==> flow/design.v <==
module multiplier  #(parameter width = 16)
   ( input    signed  [width-1 : 0] multiplicand,
     input    signed  [width-1 : 0] multiplier,   
     output   signed  [2 * width - 1 : 0] product
   ) ;
   assign  product = multiplicand * multiplier ;
endmodule
module  adder  #(parameter width = 32)  
		( input   signed [width-1 : 0] a ,
		  input   signed [width-1 : 0] b , 
		  output  signed [width-1 : 0] sum
		) ;
    assign   sum = a + b ;
endmodule
module accumulator #(parameter width = 32) 
	(input    clk,
     	 input    ena,
         input    reset,
         input	  signed [width - 1 : 0] acc_in,
   	 output   reg signed [width - 1 : 0] acc_out
	) ;
   always @(posedge clk) begin
      if (reset)  acc_out <= 0 ;
      else if (ena) acc_out <= acc_in ;
   end
endmodule
module mac_demo(input    clk, 
           input    reset, 
           input    ena,
   	   input    signed [16-1 : 0] k,
           input    signed [16-1 : 0] x,   
           output   signed [2 * 16 - 1 : 0] acc_out
          ) ;
           wire     signed [2 * 16 - 1 : 0] p ;
           wire     signed [2 * 16 - 1 : 0] acc_in ;
   multiplier  #(.width(16)) mult_0(.multiplicand(k),
                                          .multiplier(x),
                       			  .product(p)
                			  ) ;
   adder     #(.width(2*16)) add_0(.a(p),
                			 .b(acc_out),
                			 .sum(acc_in)
               				) ;
   accumulator  #(.width(2*16))  acc_0(.clk(clk),
                   			     .reset(reset),
                   			     .ena(ena),
                   			     .acc_in(acc_in),
                   			     .acc_out(acc_out)
                   			) ;
endmodule
Step by step through the tools: mac_demo:

Tool output for the design above, in the order of the flow.
Lines are those of the file above, counted from 1.
Operators: Yosys type, input widths -> output width; for muxes data width and select width s.
Library cell names are shortened.
A cell with -- has no value.

* top module: mac_demo
* clock port: clk
* library: sky130hd
* timing corner: tt_025C_1v80

After elaboration:

Counts by Yosys on the flattened word-level netlist (proc, flatten, opt, wreduce; memories kept). Register bits leave out memories and registers merged into their read ports (data or address); mux counts leave out enables and synchronous resets folded into registers. Print and check cells are left out. Cells with the same type and inputs are merged into one.

* register bits: 32
* output and inout bits: 32
* word-level cells: 3

* $add $sub $neg: 1
* multiply operators: 1

Operator list (count)
* $mul 16x16->32: 1
* $add 32x32->32: 1

Depth:

Yosys ltp: most cells in a row. Word level: on the elaborated netlist, between registers, memories and ports. Mapped: between sequential cells and ports; inverters and the memories' decode and read muxes count.

* depth after elaboration: 2
* ABC_AREA: 0
* depth in mapped cells: 25
* gate-level depth less buffers: 23

After synthesis:

Yosys stat after the flow's synthesis: flattened, memories mapped to cells. It holds for the ABC_AREA given above (unset counts as 0); a run with the other value may have another netlist.

* cells in the netlist: 1305
* chip area (Yosys): 12034.0 um^2
* mapped flip-flops: 32
* buffers: 42

Cell types
* fa_1: count 292, area in all 5.85E+03 um^2
* inv_1: count 341, area in all 1.28E+03 um^2
* ha_1: count 98, area in all 1.23E+03 um^2
* and2_1: count 122, area in all 763.232 um^2
* dfxtp_1: count 32, area in all 640.614 um^2
* nand2_1: count 145, area in all 544.272 um^2
* xnor2_1: count 20, area in all 175.168 um^2
* nor2_1: count 46, area in all 172.666 um^2
* clkbuf_1: count 39, area in all 146.39 um^2
* a21oi_1: count 27, area in all 135.13 um^2
* xor2_1: count 12, area in all 105.101 um^2
* mux2i_1: count 8, area in all 80.077 um^2
* o21ai_0: count 15, area in all 75.072 um^2
* a211oi_1: count 8, area in all 60.058 um^2
* a21o_1: count 8, area in all 60.058 um^2
* o21bai_1: count 7, area in all 52.55 um^2
* nand3_1: count 8, area in all 40.038 um^2
* o21a_1: count 5, area in all 37.536 um^2

Not listed: further types 41, cells in them 72.
By module: a second synthesis without flattening, with its own total; a netlist apart from the flattened one above.

* cells (unflattened synthesis): 1397
* area (unflattened synthesis): 12532.0 um^2

Each row is one instance without its submodules.

Modules
* multiplier (width=16): times used 1, cells 1073, area 9766.9 um^2
* adder (width=32): times used 1, cells 221, area 1601.5 um^2
* accumulator (width=32): times used 1, cells 103, area 1163.6 um^2
* mac_demo: times used 1, cells 0, area 0.0 um^2

Timing after synthesis:

Source: OpenSTA report_checks on the synthesized netlist (no wires, ideal clock, input and output delay 20% of the period each), path of least setup slack; recovery checks are left aside. Register names are those of the netlist, which keeps one name where synthesis merged equal registers.

* path type: input -> register
* start point: in k[15]
* end point: reg acc_0.acc_out[31]
* period: 7000 ps
* input delay: 1400 ps
* setup time: 91 ps
* launch time at the first pin: 1400 ps
* arrival: 7000 ps
* data required time: 6909 ps
* slack: -91 ps
* path delay: 5691 ps
* driving pins on the path: 23
* synthesis period reached: 7091 ps

"path delay" is the arrival time less input delay plus setup time.
"driving pins on the path" counts driving pins, that of a launching flip-flop among them; a cell with two outputs on the path counts twice.
"synthesis period reached" = period - worst setup slack (recovery checks aside). The figure is calculated, with input and output delays left at 20% of the set period.
Between the ends stands the longest chain of elaborated cells between them, by number of cells; it is not shown to be the way that was timed. Of several equally long chains one is given.
Each line given opens the expression or statement behind the cell; cells for indexed reads and writes are added by Yosys, which also makes memories of some case tables.

* cells stage by stage: clkbuf_1 -> nand2_1 -> inv_1 -> fa_1 -> inv_1 -> fa_1 -> inv_1 -> fa_1 -> fa_1 -> fa_1 -> inv_1 -> fa_1 -> inv_1 -> ha_1 -> clkbuf_1 -> a21o_1 -> a21oi_1 -> o21bai_1 -> a41o_1 -> nand4_1 -> a21oi_1 -> or3_1 -> a311oi_1
* cells in the longest elaborated chain: 2
* elaborated cells between the ends (all ways): 2
* source lines of those cells: 2
* classes of those cells: 1 x add/sub; 1 x mul

RTL lines, path after synthesis
* start, declared: line 30 `input signed [16-1 : 0] k,`
* $mul 16x16->32: line 6
* $add 32x32->32: line 13 `assign   sum = a + b ;`
* end, assigned: line 23 `if (reset)  acc_out <= 0 ;`
* end, assigned: line 24 `else if (ena) acc_out <= acc_in ;`
* end, declared: line 20 `output reg signed [width - 1 : 0] acc_out`

Worst path after layout:

Path of least setup slack in the final report of run A (OpenROAD, finished layout, wires in). Where an end is a register, its clock arrival counts in the times.
The path's times are printed in steps of 10 ps; the period is the one set.

* path type: input -> register
* start point: in x[11]
* end point: reg acc_0.acc_out[26]
* period: 6890 ps
* input delay: 1380 ps
* setup time: 100 ps
* launch time at the first pin: 1380 ps
* arrival: 7060 ps
* data required time: 7060 ps
* slack: 0 ps
* driving pins on the path: 22

Between the ends stands the longest chain of elaborated cells between them, by number of cells; it is not shown to be the way that was timed. Of several equally long chains one is given.

* cells stage by stage: clkdlybuf4s15_1 -> and2_4 -> fa_1 -> inv_2 -> fa_1 -> inv_1 -> fa_2 -> fa_2 -> fa_1 -> inv_1 -> fa_1 -> inv_2 -> ha_4 -> a211o_1 -> a2111oi_4 -> o31ai_2 -> a311oi_2 -> o21ai_2 -> buf_6 -> xnor2_2 -> nor2_1 -> a31o_2
* cells in the longest elaborated chain: 2
* elaborated cells between the ends (all ways): 2
* source lines of those cells: 2
* classes of those cells: 1 x add/sub; 1 x mul

RTL lines, path post-layout
* start, declared: line 31 `input    signed [16-1 : 0] x,`
* $mul 16x16->32: line 6
* $add 32x32->32: line 13 `assign   sum = a + b ;`
* end, assigned: line 23 `if (reset)  acc_out <= 0 ;`
* end, assigned: line 24 `else if (ena) acc_out <= acc_in ;`
* end, declared: line 20 `output reg signed [width - 1 : 0] acc_out`

Appendix: measured runs

Measured results for mac_demo: 3 stored runs of the Yosys and OpenROAD flow on sky130hd. The settings differ; the order carries no meaning. The constraints put input and output delay at 20% of the set period each and load the outputs with 0.01 pF.
By "achieved period" is meant the clock period of the run minus its worst setup slack. This is arithmetic on one report: input and output delays are still those of the set period (20% each).
"critical setup path time" = time allowed to the worst setup path (clock period - input delay - output delay, where it has them) - its slack; a late launch clock adds to it, a late capture clock takes from it.
"critical setup path time" is known to 10 ps.

### Run A

==> flow/run.sh <==
#!/bin/bash
# the make line also repeats the synthesis and layout settings of config.mk as NAME=value (left out here)
make -C /OpenROAD-flow-scripts/flow DESIGN_CONFIG=/design/flow/config.mk WORK_HOME=/design/flow/orfs CLKGATE_MAP_FILE= finish
==> flow/config.mk <==
export PLATFORM = sky130hd
export DESIGN_NAME = mac_demo
export DESIGN_NICKNAME = mac_demo
export VERILOG_FILES = /design/flow/design.v
export SDC_FILE = /design/flow/constraint.sdc
export NUM_CORES = 4
export LEC_CHECK = 0
export CAP_MARGIN = 20
export CORE_MARGIN = 2
export CORE_UTILIZATION = 46
export SLEW_MARGIN = 20
==> flow/constraint.sdc <==
create_clock -name core_clock -period 6.89 [get_ports {clk}]
set_input_delay 1.3780 -clock core_clock [delete_from_list [all_inputs] [get_ports {clk}]]
set_output_delay 1.3780 -clock core_clock [all_outputs]
set_load 0.01 [all_outputs]

Results of run A:
- Sum of negative setup slack: -2 ps
- Critical setup path time: 5,510 ps
- Critical path type: input -> register
- Synthesized cell area: 12,034.0 um^2
- Utilization after routing: 0.579
- Final worst hold slack: 479 ps
- Standard-cell area after layout: 14,964.4 um^2
- Lowest setup slack: -2 ps
- Achieved period: 6,892 ps
- Die size: 27,471.4 um^2

### Run B

==> flow/run.sh <==
#!/bin/bash
# the make line also repeats the synthesis and layout settings of config.mk as NAME=value (left out here)
make -C /OpenROAD-flow-scripts/flow DESIGN_CONFIG=/design/flow/config.mk WORK_HOME=/design/flow/orfs CLKGATE_MAP_FILE= finish
==> flow/config.mk <==
export PLATFORM = sky130hd
export DESIGN_NAME = mac_demo
export DESIGN_NICKNAME = mac_demo
export VERILOG_FILES = /design/flow/design.v
export SDC_FILE = /design/flow/constraint.sdc
export NUM_CORES = 4
export LEC_CHECK = 0
export ABC_AREA = 1
export CAP_MARGIN = 15
export CELL_PAD_IN_SITES_DETAIL_PLACEMENT = 2
export CELL_PAD_IN_SITES_GLOBAL_PLACEMENT = 2
export CORE_ASPECT_RATIO = 0.86
export CORE_MARGIN = 2
export CORE_UTILIZATION = 40
export CTS_CLUSTER_DIAMETER = 289
export CTS_CLUSTER_SIZE = 86
export MAX_ROUTING_LAYER = met4
export SETUP_SLACK_MARGIN = 1.95
export SLEW_MARGIN = 20
==> flow/constraint.sdc <==
create_clock -name core_clock -period 7.0 [get_ports {clk}]
set_input_delay 1.4000 -clock core_clock [delete_from_list [all_inputs] [get_ports {clk}]]
set_output_delay 1.4000 -clock core_clock [all_outputs]
set_load 0.01 [all_outputs]

Outcome of run B: did not finish, clock tree synthesis stopped with DPL-0033

### Run C

==> flow/run.sh <==
#!/bin/bash
# the make line also repeats the synthesis and layout settings of config.mk as NAME=value (left out here)
make -C /OpenROAD-flow-scripts/flow DESIGN_CONFIG=/design/flow/config.mk WORK_HOME=/design/flow/orfs CLKGATE_MAP_FILE= finish
==> flow/config.mk <==
export PLATFORM = sky130hd
export DESIGN_NAME = mac_demo
export DESIGN_NICKNAME = mac_demo
export VERILOG_FILES = /design/flow/design.v
export SDC_FILE = /design/flow/constraint.sdc
export NUM_CORES = 4
export LEC_CHECK = 0
export CAP_MARGIN = 20
export CORE_MARGIN = 2
export CORE_UTILIZATION = 40
export SLEW_MARGIN = 20
==> flow/constraint.sdc <==
create_clock -name core_clock -period 7.0 [get_ports {clk}]
set_input_delay 1.4000 -clock core_clock [delete_from_list [all_inputs] [get_ports {clk}]]
set_output_delay 1.4000 -clock core_clock [all_outputs]
set_load 0.01 [all_outputs]

Results of run C:
- Die size: 31,488.5 um^2
- Sum of negative setup slack: 0 ps
- Synthesized cell area: 12,034.0 um^2
- Lowest setup slack: 156 ps
- Utilization after routing: 0.499
- Standard-cell area after layout: 14,795.4 um^2
- Final worst hold slack: 511 ps
- Achieved period: 6,844 ps
- Critical setup path time: 5,440 ps
- Critical path type: input -> register
